==> flow/design.v <==
module design_5 #(parameter width = 8, parameter cwidth =4)(
  input [width-1:0] OPA, OPB,
  input CLK, RST, CE, MODE, CIN,
  input [1:0] INP_VALID,
  input [cwidth-1:0] CMD,
  output reg [2*width:0] RES,
  output reg OFLOW,
  output reg COUT,
  output reg G,
  output reg L,
  output reg E,
  output reg ERR
);
reg [2*width:0] temp;
reg [2*width:0] next_RES;
reg next_COUT, next_OFLOW, next_G, next_L, next_E, next_ERR;
localparam CMD_ADD = 4'b0000;
localparam CMD_SUB = 4'b0001;
localparam CMD_ADD_CIN = 4'b0010;
localparam CMD_SUB_CIN = 4'b0011;
localparam CMD_EGL = 4'b1000;
localparam CMD_INC_MUL = 4'b1001;
localparam CMD_SHIFT_MUL = 4'b1010;
localparam CMD_SI_UNSI_ADD = 4'b1011;
localparam CMD_SI_UNSI_SUB = 4'b1100;
localparam CMD_INC_A = 4'b0100;
localparam CMD_DEC_A = 4'b0101;
localparam CMD_INC_B = 4'b0110;
localparam CMD_DEC_B = 4'b0111;
localparam CMD_AND = 4'b0000;
localparam CMD_NAND = 4'b0001;
localparam CMD_OR = 4'b0010;
localparam CMD_NOR = 4'b0011;
localparam CMD_XOR = 4'b0100;
localparam CMD_XNOR = 4'b0101;
localparam CMD_ROL_A_B = 4'b1100;
localparam CMD_ROR_A_B = 4'b1101;
localparam CMD_NOT_A = 4'b0110;
localparam CMD_SHR1_A = 4'b1000;
localparam CMD_SHLI_A = 4'b1001;
localparam CMD_NOT_B = 4'b0111;
localparam CMD_SHR1_B = 4'b1010;
localparam CMD_SHL1_B = 4'b1011;
wire [2:0] amount;
assign amount = OPB[2:0];
always@(posedge CLK or posedge RST)
begin
    if(RST)begin
        next_RES <= 'b0;
        next_COUT <= 1'b0;
        next_OFLOW <= 1'b0;
        next_G <= 1'b0;
        next_E <= 1'b0;
        next_L <= 1'b0;
        next_ERR <= 1'b0;
    end
    else if(CE)
    begin
        if(INP_VALID == 2'b00)
        begin
            next_RES <= 'b0;
            next_COUT <= 1'b0;
            next_OFLOW <= 1'b0;
            next_G <= 1'b0;
            next_E <= 1'b0;
            next_L <= 1'b0;
            next_ERR <= 1'b0;
        end
        else if(INP_VALID ==2'b11)
        begin
            next_RES <= 'b0;
            next_COUT <= 1'b0;
            next_OFLOW <= 1'b0;
            next_G <= 1'b0;
            next_E <= 1'b0;
            next_L <= 1'b0;
            next_ERR <= 1'b0;
            if(MODE)begin
                case(CMD)
                    CMD_ADD:
                    begin
                        temp = OPA + OPB;
                        next_RES <= temp;
                        next_COUT <= temp[width];
                    end
                    CMD_SUB:
                    begin
                        next_OFLOW <= (OPA<OPB)?1'b1:1'b0;
                        next_RES <= OPA-OPB;
                    end
                    CMD_ADD_CIN:
                    begin
                        temp = OPA + OPB + CIN;
                        next_RES <= temp;
                        next_COUT <= temp[width];
                    end
                    CMD_SUB_CIN:
                    begin
                        next_OFLOW <= (OPA<OPB)?1'b1:1'b0;
                        next_RES <= OPA-OPB-CIN;
                    end
                    CMD_EGL:
                    begin
                        next_RES <= 'b0;
                        if(OPA==OPB)
                        begin
                            next_E <= 1'b1;
                            next_G <= 1'b0;
                            next_L <= 1'b0;
                        end
                        else if(OPA>OPB)
                        begin
                            next_E <= 1'b0;
                            next_G <= 1'b1;
                            next_L <= 1'b0;
                        end
                        else
                        begin
                            next_E <= 1'b0;
                            next_G <= 1'b0;
                            next_L <= 1'b1;
                        end
                    end
                    CMD_INC_MUL:
                    begin
                        temp = (OPA+1) * (OPB+1);
                        next_RES <= temp;
                        next_COUT <= temp[2*width];
                    end
                    CMD_SHIFT_MUL:
                    begin
                        temp =(OPA<<1)*OPB;
                        next_RES <= temp;
                        next_COUT <= temp[2*width];
                    end
                    CMD_SI_UNSI_ADD:
                    begin
                        temp = $signed(OPA) + $signed(OPB);
                        next_RES <= temp;
                        next_COUT <= temp[width];
                        next_OFLOW <= ((OPA[width-1] == OPB[width-1]) && (temp[width-1] != OPA[width-1])) ? 1'b1 : 1'b0;
                        if($signed(OPA)==$signed(OPB))
                        begin
                            next_E <= 1'b1;
                            next_G <= 1'b0;
                            next_L <= 1'b0;
                        end
                        else if($signed(OPA)>$signed(OPB))
                        begin
                            next_E <= 1'b0;
                            next_G <= 1'b1;
                            next_L <= 1'b0;
                        end
                        else
                        begin
                            next_E <= 1'b0;
                            next_G <= 1'b0;
                            next_L <= 1'b1;
                        end
                    end
                    CMD_SI_UNSI_SUB:
                    begin
                        temp = $signed(OPA) - $signed(OPB);
                        next_RES<= temp;
                        next_COUT <= temp[width];
                       next_OFLOW <= ((OPA[width-1] != OPB[width-1]) && (temp[width-1] != OPA[width-1])) ? 1'b1 : 1'b0;
                        if($signed(OPA) == $signed(OPB))
                        begin
                            next_E <= 1'b1;
                            next_G <= 1'b0;
                            next_L <= 1'b0;
                        end
                        else if($signed(OPA) > $signed(OPB))
                        begin
                            next_E <= 1'b0;
                            next_G <= 1'b1;
                            next_L <= 1'b0;
                        end
                        else
                        begin
                            next_E <= 1'b0;
                            next_G <= 1'b0;
                            next_L <= 1'b1;
                        end
                    end
                    default:
                    begin
                        next_RES <= 'b0;
                        next_COUT <= 1'b0;
                        next_OFLOW <= 1'b0;
                        next_G <= 1'b0;
                        next_E <= 1'b0;
                        next_L <= 1'b0;
                        next_ERR <= 1'b0;
                    end
                endcase
            end
            else begin
                case(CMD)
                    CMD_AND:next_RES <= {{width*2-(width-1){1'b0}},OPA&OPB};
                    CMD_NAND:next_RES <= {{width*2-(width-1){1'b0}},~(OPA&OPB)};
                    CMD_OR:next_RES <= {{width*2-(width-1){1'b0}},OPA|OPB};
                    CMD_NOR:next_RES <= {{width*2-(width-1){1'b0}},~(OPA|OPB)};
                    CMD_XOR:next_RES <= {{width*2-(width-1){1'b0}},OPA^OPB};
                    CMD_XNOR:next_RES <= {{width*2-(width-1){1'b0}},~(OPA^OPB)};
                    CMD_ROL_A_B:
                    begin
                        if (amount == 0)
                            next_RES <= {{width*2-(width-1){1'b0}}, OPA};
                        else
                            next_RES <= {{width*2-(width){1'b0}}, (OPA << amount) | (OPA >> (width - amount))};
                        next_ERR <= (width > 3 && |OPB[width-1:3]) ? 1'b1 : 1'b0;
                    end
                    CMD_ROR_A_B:
                    begin
                        if (amount == 0)
                            next_RES <= {{width*2-(width-1){1'b0}}, OPA};
                        else
                            next_RES <= {{width*2-(width-1){1'b0}}, (OPA >> amount) | (OPA << (width - amount))};
                        next_ERR <= (width > 3 && |OPB[width-1:3]) ? 1'b1 : 1'b0;
                    end
                    default:
                    begin
                        next_RES <='b0;
                        next_COUT <= 1'b0;
                        next_OFLOW <= 1'b0;
                        next_G <= 1'b0;
                        next_E <= 1'b0;
                        next_L <= 1'b0;
                        next_ERR <= 1'b0;
                    end
                endcase
            end
        end
        else if(INP_VALID == 2'b01)
        begin
            next_RES <=  'b0;
            next_COUT <= 1'b0;
            next_OFLOW <= 1'b0;
            next_G <= 1'b0;
            next_E <= 1'b0;
            next_L <= 1'b0;
            next_ERR <= 1'b0;
            if(MODE)begin
                case(CMD)
                    CMD_INC_A:next_RES <= OPA+1;
                    CMD_DEC_A:next_RES <= OPA-1;
                    default:
                    begin
                        next_RES <= 'b0;
                        next_COUT <= 1'b0;
                        next_OFLOW <= 1'b0;
                        next_G <= 1'b0;
                        next_E <= 1'b0;
                        next_L <= 1'b0;
                        next_ERR <= 1'b0;
                    end
                endcase
            end
            else begin
                case(CMD)
                    CMD_NOT_A:next_RES <= {{width*2-(width-1){1'b0}},~OPA};
                    CMD_SHR1_A:next_RES <= {{width*2-(width-1){1'b0}},OPA>>1};
                    CMD_SHLI_A:next_RES <= {{width*2-(width-1){1'b0}},OPA<<1};
                    default:
                    begin
                        next_RES <= 'b0;
                        next_COUT <= 1'b0;
                        next_OFLOW <= 1'b0;
                        next_G <= 1'b0;
                        next_E <= 1'b0;
                        next_L <= 1'b0;
                        next_ERR <= 1'b0;
                    end
                endcase
            end
        end
        else if(INP_VALID == 2'b10)
            begin
                next_RES <= 'b0;
                next_COUT <= 1'b0;
                next_OFLOW <= 1'b0;
                next_G <= 1'b0;
                next_E <= 1'b0;
                next_L <= 1'b0;
                next_ERR <= 1'b0;
                if(MODE) begin
                    case(CMD)
                        CMD_INC_B: next_RES <= OPB + 1;
                        CMD_DEC_B: next_RES <= OPB - 1;
                        default:
                        begin
                            next_RES <= 'b0;
                            next_COUT <= 1'b0;
                            next_OFLOW <= 1'b0;
                            next_G <= 1'b0;
                            next_E <= 1'b0;
                            next_L <= 1'b0;
                            next_ERR <= 1'b0;
                        end
                    endcase
                end
                else begin
                    case(CMD)
                        CMD_NOT_B:next_RES <= {{width*2-(width-1){1'b0}},~OPB};
                        CMD_SHR1_B:next_RES <= {{width*2-(width-1){1'b0}},OPB>>1};
                        CMD_SHL1_B:next_RES <= {{width*2-(width-1){1'b0}},OPB<<1};
                        default:
                        begin
                            next_RES <= 'b0;
                            next_COUT <= 1'b0;
                            next_OFLOW <= 1'b0;
                            next_G <= 1'b0;
                            next_E <= 1'b0;
                            next_L <= 1'b0;
                            next_ERR <= 1'b0;
                        end
                    endcase
                end
        end
    end
end
always @(posedge CLK or posedge RST) begin
    if(RST) begin
        RES <= 'b0;
        COUT <= 1'b0;
        OFLOW <= 1'b0;
        G <= 1'b0;
        E <= 1'b0;
        L <= 1'b0;
        ERR <= 1'b0;
    end else if (CE) begin
        RES <= next_RES;
        COUT <= next_COUT;
        OFLOW <= next_OFLOW;
        G <= next_G;
        L <= next_L;
        E <= next_E;
        ERR <= next_ERR;
    end
end
endmodule
---- Step by step through the tools: design_5 ----
The steps from the RTL of design_5 to its reports follow in flow order.
Line numbers count from 1 in the design file above.
Operators: Yosys type, input widths -> output width; for muxes data width and select width s.
A cell with -- has no value.
inputs
  top ..................................... design_5
  clock ................................... CLK
  cell library ............................ sky130hd
  library corner .......................... tt_025C_1v80

---- Word level ----
Source: Yosys, flattened and elaborated, memories not mapped. Widths are those after wreduce. Registers that Yosys merges into a memory's read port (data or address) are not register bits. Print and check cells do not count.
word-level totals
  bits in registers ....................... 46
  output and inout bits ................... 23
  input port bits ......................... 27
operators by class
  $lt $le $gt $ge ......................... 3
  equal/unequal tests ..................... 22
  bitwise operators ....................... 10
  $add $sub $neg .......................... 11
  multiplexer cells ....................... 55
  multiply operators ...................... 2
  shifts and indexed selects .............. 4
  reductions and logical operators ........ 11
operators by type and width
  kind                 number
  $mul 32x32->17       1
  $pmux 17 s8          2
  $mul 8x8->16         1
  $mux 17              7
  $pmux 17 s2          2
  $pmux 8 s3           2
  $not 8->8            5
  $mux 1               35
  $shl 8x32->8         1
  $shr 8x32->8         1
  $eq 4x4->1 const B   6
  $or 8x8->8           3
  $add 8x1->9 const B  2
  $sub 8x1->9 const B  2
  $add 8x8->9          2
  $sub 8x8->9          2
  $sub 17x1->17        1
  $eq 4x3->1 const B   4
  $gt 8x8->1           2
  $eq 8x8->1           2
  $mux 8               2
  $add 9x1->10         1
  $eq 4x2->1 const B   2
  $shl 8x3->8          1
  $shr 8x3->8          1
  $lt 8x8->1           1
  $and 8x8->8          1
  $xor 8x8->8          1
Other operator kinds: 17; their cells: 25.

---- Depth ----
Yosys ltp: most cells in a row. Word level: on the elaborated netlist, between registers, memories and ports. Mapped: between sequential cells and ports; inverters and the memories' decode and read muxes count.
logic depth
  depth in word-level cells ............... 8
  ABC_AREA ................................ 0
  depth in mapped cells ................... 25

---- After synthesis ----
Source: synth_stat.txt of the flow (Yosys; design flattened, memories mapped). It holds for the ABC_AREA given above (unset counts as 0); a run with the other value may have another netlist.
Totals and module areas in this step are rounded.
cell types
  cell type                  number
  sky130_fd_sc_hd__fa_1      87
  sky130_fd_sc_hd__ha_1      111
  sky130_fd_sc_hd__dfrtp_1   46
  sky130_fd_sc_hd__inv_1     158
  sky130_fd_sc_hd__nor2_1    148
  sky130_fd_sc_hd__xnor2_1   52
  sky130_fd_sc_hd__nand2_1   108
  sky130_fd_sc_hd__a21oi_1   68
  sky130_fd_sc_hd__mux2_2    26
  sky130_fd_sc_hd__o21ai_0   56
  sky130_fd_sc_hd__xor2_1    28
  sky130_fd_sc_hd__a221oi_1  20
  sky130_fd_sc_hd__nand3_1   34
  sky130_fd_sc_hd__mux2i_1   16
  sky130_fd_sc_hd__mux4_2    7
  sky130_fd_sc_hd__o211ai_1  19
  sky130_fd_sc_hd__a22oi_1   17
  sky130_fd_sc_hd__nor3_1    25
Other cell types: 86; their cells: 375.
mapped netlist
  mapped area ............................. 11290 um^2
  mapped flip-flops ....................... 46
  area of sequential cells ................ 1151 um^2
  standard cells after synthesis .......... 1401

---- Timing after synthesis ----
Source: OpenSTA report_checks on the synthesized netlist (no wires, ideal clock, input and output delay 20% of the period each), path of least setup slack; recovery checks are left aside. Register names are those of the netlist, which keeps one name where synthesis merged equal registers.
timing path post-synthesis
  path kind ............................... input port to flip-flop
  start point ............................. input OPB[0]
  end point ............................... register next_RES[15]
  path slack .............................. 1008 ps
  delay of the path ....................... 5392 ps
  data arrival time ....................... 6869 ps
  buffers on the path ..................... 5
  stages on the path ...................... 24
  period .................................. 8000 ps
  time at the first pin ................... 1600 ps
  external input delay .................... 1600 ps
  synthesis period reached ................ 6992 ps
"delay of the path" = arrival - input delay + setup time.
"stages on the path": output pins that drive a net of the path, with the launching flip-flop's if there is one; two outputs of one cell count as two.
"synthesis period reached" is the clock period less the worst setup slack; recovery checks do not enter. This is arithmetic on one report: input and output delays are still those of the set period (20% each).
The rows between start and end are the longest chain of elaborated cells between them; the timing report does not say that the signal goes this way. Where chains are equally long, one stands for them.
A line is the first line of the expression or statement that the cell stems from. Yosys adds cells for indexed reads and writes and turns some case tables into memories.
At most two assigning lines are given for a register; there are more.
between the ends, post-synthesis
  cells stage by stage .................... sky130_fd_sc_hd__buf_2 -> sky130_fd_sc_hd__buf_4 -> sky130_fd_sc_hd__inv_2 -> sky130_fd_sc_hd__ha_1 -> sky130_fd_sc_hd__clkbuf_1 -> sky130_fd_sc_hd__buf_2 -> sky130_fd_sc_hd__clkbuf_1 -> sky130_fd_sc_hd__nand2b_1 -> sky130_fd_sc_hd__fa_1 -> sky130_fd_sc_hd__inv_1 -> sky130_fd_sc_hd__fa_1 -> sky130_fd_sc_hd__fa_1 -> sky130_fd_sc_hd__inv_1 -> sky130_fd_sc_hd__fa_1 -> sky130_fd_sc_hd__inv_1 -> sky130_fd_sc_hd__ha_1 -> sky130_fd_sc_hd__or2_2 -> sky130_fd_sc_hd__a21oi_1 -> sky130_fd_sc_hd__nor3_1 -> sky130_fd_sc_hd__nor3_1 -> sky130_fd_sc_hd__nor3_1 -> sky130_fd_sc_hd__xor2_1 -> sky130_fd_sc_hd__a221oi_2 -> sky130_fd_sc_hd__o21ai_2
  cells in the longest elaborated chain ... 7
  elaborated cells between the ends (all ways) .. 16
ends and longest elaborated chain, post-synthesis
  what             line  RTL
  start, declared  2     input [width-1:0] OPA, OPB,
  $sub 8x1->9      290   CMD_DEC_B: next_RES <= OPB - 1;
  $pmux 17 s2      288   case(CMD)
  $mux 17          287   if(MODE) begin
  $mux 17          278   else if(INP_VALID == 2'b10)
  $mux 17          235   else if(INP_VALID == 2'b01)
  $mux 17          69    else if(INP_VALID ==2'b11)
  $mux 17          59    if(INP_VALID == 2'b00)
  end, assigned    83    next_RES <= temp;
  end, assigned    89    next_RES <= OPA-OPB;
  end, declared    15    reg [2*width:0] next_RES;

---- Timing after layout ----
From the final timing report of run 1: the path of least setup slack in the routed layout; clock arrival at registers is part of the times.
The path's times are printed in steps of 10 ps; the period is the one set.
timing path after layout
  path kind ............................... input port to flip-flop
  start point ............................. input OPA[1]
  end point ............................... register next_RES[15]
  stages on the path ...................... 22
  time at the first pin ................... 1510 ps
  external input delay .................... 1510 ps
  data arrival time ....................... 7320 ps
  path slack .............................. 420 ps
  period .................................. 7570 ps
  buffers on the path ..................... 2
The rows between start and end are the longest chain of elaborated cells between them; the timing report does not say that the signal goes this way. Where chains are equally long, one stands for them.
At most two assigning lines are given for a register; there are more.
between the ends, after layout
  cells stage by stage .................... sky130_fd_sc_hd__clkdlybuf4s50_1 -> sky130_fd_sc_hd__ha_1 -> sky130_fd_sc_hd__buf_4 -> sky130_fd_sc_hd__nand3_1 -> sky130_fd_sc_hd__xnor2_1 -> sky130_fd_sc_hd__nand2b_1 -> sky130_fd_sc_hd__fa_1 -> sky130_fd_sc_hd__fa_1 -> sky130_fd_sc_hd__inv_1 -> sky130_fd_sc_hd__fa_1 -> sky130_fd_sc_hd__inv_1 -> sky130_fd_sc_hd__fa_1 -> sky130_fd_sc_hd__inv_1 -> sky130_fd_sc_hd__ha_1 -> sky130_fd_sc_hd__or2_2 -> sky130_fd_sc_hd__a21oi_1 -> sky130_fd_sc_hd__nor3_1 -> sky130_fd_sc_hd__nor3_1 -> sky130_fd_sc_hd__nor3_1 -> sky130_fd_sc_hd__xor2_1 -> sky130_fd_sc_hd__a221oi_2 -> sky130_fd_sc_hd__o21ai_2
  cells in the longest elaborated chain ... 6
  elaborated cells between the ends (all ways) .. 15
ends and longest elaborated chain, after layout
  what             line  RTL
  start, declared  2     input [width-1:0] OPA, OPB,
  $add 8x1->9      126   temp = (OPA+1) * (OPB+1);
  $mul 32x32->17   126
  $pmux 17 s8      79    case(CMD)
  $mux 17          78    if(MODE)begin
  $mux 17          69    else if(INP_VALID ==2'b11)
  $mux 17          59    if(INP_VALID == 2'b00)
  end, assigned    83    next_RES <= temp;
  end, assigned    89    next_RES <= OPA-OPB;
  end, declared    15    reg [2*width:0] next_RES;

==> results <==
design_5 through Yosys and OpenROAD on sky130hd: 2 stored runs, unordered, with their settings and measured results. The constraints put input and output delay at 20% of the set period each and load the outputs with 0.01 pF.
"worst setup path time" is the time allowed to the run's worst setup path (the clock period less input and output delay, where it has them) less its slack. Clock arrival times count: a late capture clock shortens it, a late launch clock lengthens it.
"total power after layout": no workload was simulated; the value follows from the tool's default switching activity.
"worst setup path time" is known to 10 ps.
Results are given in rounded form.

======== run 1 ========
==> flow/run.sh <==
#!/bin/bash
# the make line also repeats the synthesis and layout settings of config.mk as NAME=value (left out here)
make -C /OpenROAD-flow-scripts/flow DESIGN_CONFIG=/design/flow/config.mk WORK_HOME=/design/flow/orfs CLKGATE_MAP_FILE= finish
==> flow/config.mk <==
export PLATFORM = sky130hd
export DESIGN_NAME = design_5
export DESIGN_NICKNAME = design_5
export VERILOG_FILES = /design/flow/design.v
export SDC_FILE = /design/flow/constraint.sdc
export NUM_CORES = 4
export LEC_CHECK = 0
export CAP_MARGIN = 20
export CORE_MARGIN = 2
export CORE_UTILIZATION = 56
export SLEW_MARGIN = 20
==> flow/constraint.sdc <==
create_clock -name core_clock -period 7.57 [get_ports {CLK}]
set_input_delay 1.5140 -clock core_clock [delete_from_list [all_inputs] [get_ports {CLK}]]
set_output_delay 1.5140 -clock core_clock [all_outputs]
set_load 0.01 [all_outputs]

-------- measured, run 1 --------
  post-synthesis cell area ................ 11290 um^2
  die outline area ........................ 21310 um^2
  standard-cell area after routing ........ 12310 um^2
  lowest setup slack ...................... 418 ps
  sum of negative setup slack ............. 0 ps
  total power after layout ................ 0.002164 W
  worst setup path time ................... 5640 ps
  critical path type ...................... input port to flip-flop

======== run 2 ========
==> flow/run.sh <==
#!/bin/bash
# the make line also repeats the synthesis and layout settings of config.mk as NAME=value (left out here)
make -C /OpenROAD-flow-scripts/flow DESIGN_CONFIG=/design/flow/config.mk WORK_HOME=/design/flow/orfs CLKGATE_MAP_FILE= finish
==> flow/config.mk <==
export PLATFORM = sky130hd
export DESIGN_NAME = design_5
export DESIGN_NICKNAME = design_5
export VERILOG_FILES = /design/flow/design.v
export SDC_FILE = /design/flow/constraint.sdc
export NUM_CORES = 4
export LEC_CHECK = 0
export CAP_MARGIN = 20
export CELL_PAD_IN_SITES_GLOBAL_PLACEMENT = 3
export CORE_ASPECT_RATIO = 1.27
export CORE_MARGIN = 10
export CORE_UTILIZATION = 40
export CTS_CLUSTER_DIAMETER = 238
export CTS_CLUSTER_SIZE = 75
export GPL_TIMING_DRIVEN = 0
export MIN_ROUTING_LAYER = met2
export PLACE_DENSITY_LB_ADDON = 0.1
export SLEW_MARGIN = 20
export TNS_END_PERCENT = 90
==> flow/constraint.sdc <==
create_clock -name core_clock -period 8.0 [get_ports {CLK}]
set_input_delay 1.6000 -clock core_clock [delete_from_list [all_inputs] [get_ports {CLK}]]
set_output_delay 1.6000 -clock core_clock [all_outputs]
set_load 0.01 [all_outputs]

-------- measured, run 2 --------
  post-synthesis cell area ................ 11290 um^2
  die outline area ........................ 35390 um^2
  standard-cell area after routing ........ 12600 um^2
  lowest setup slack ...................... 124 ps
  sum of negative setup slack ............. 0 ps
  total power after layout ................ 0.002215 W
  worst setup path time ................... 6280 ps
  critical path type ...................... input port to flip-flop
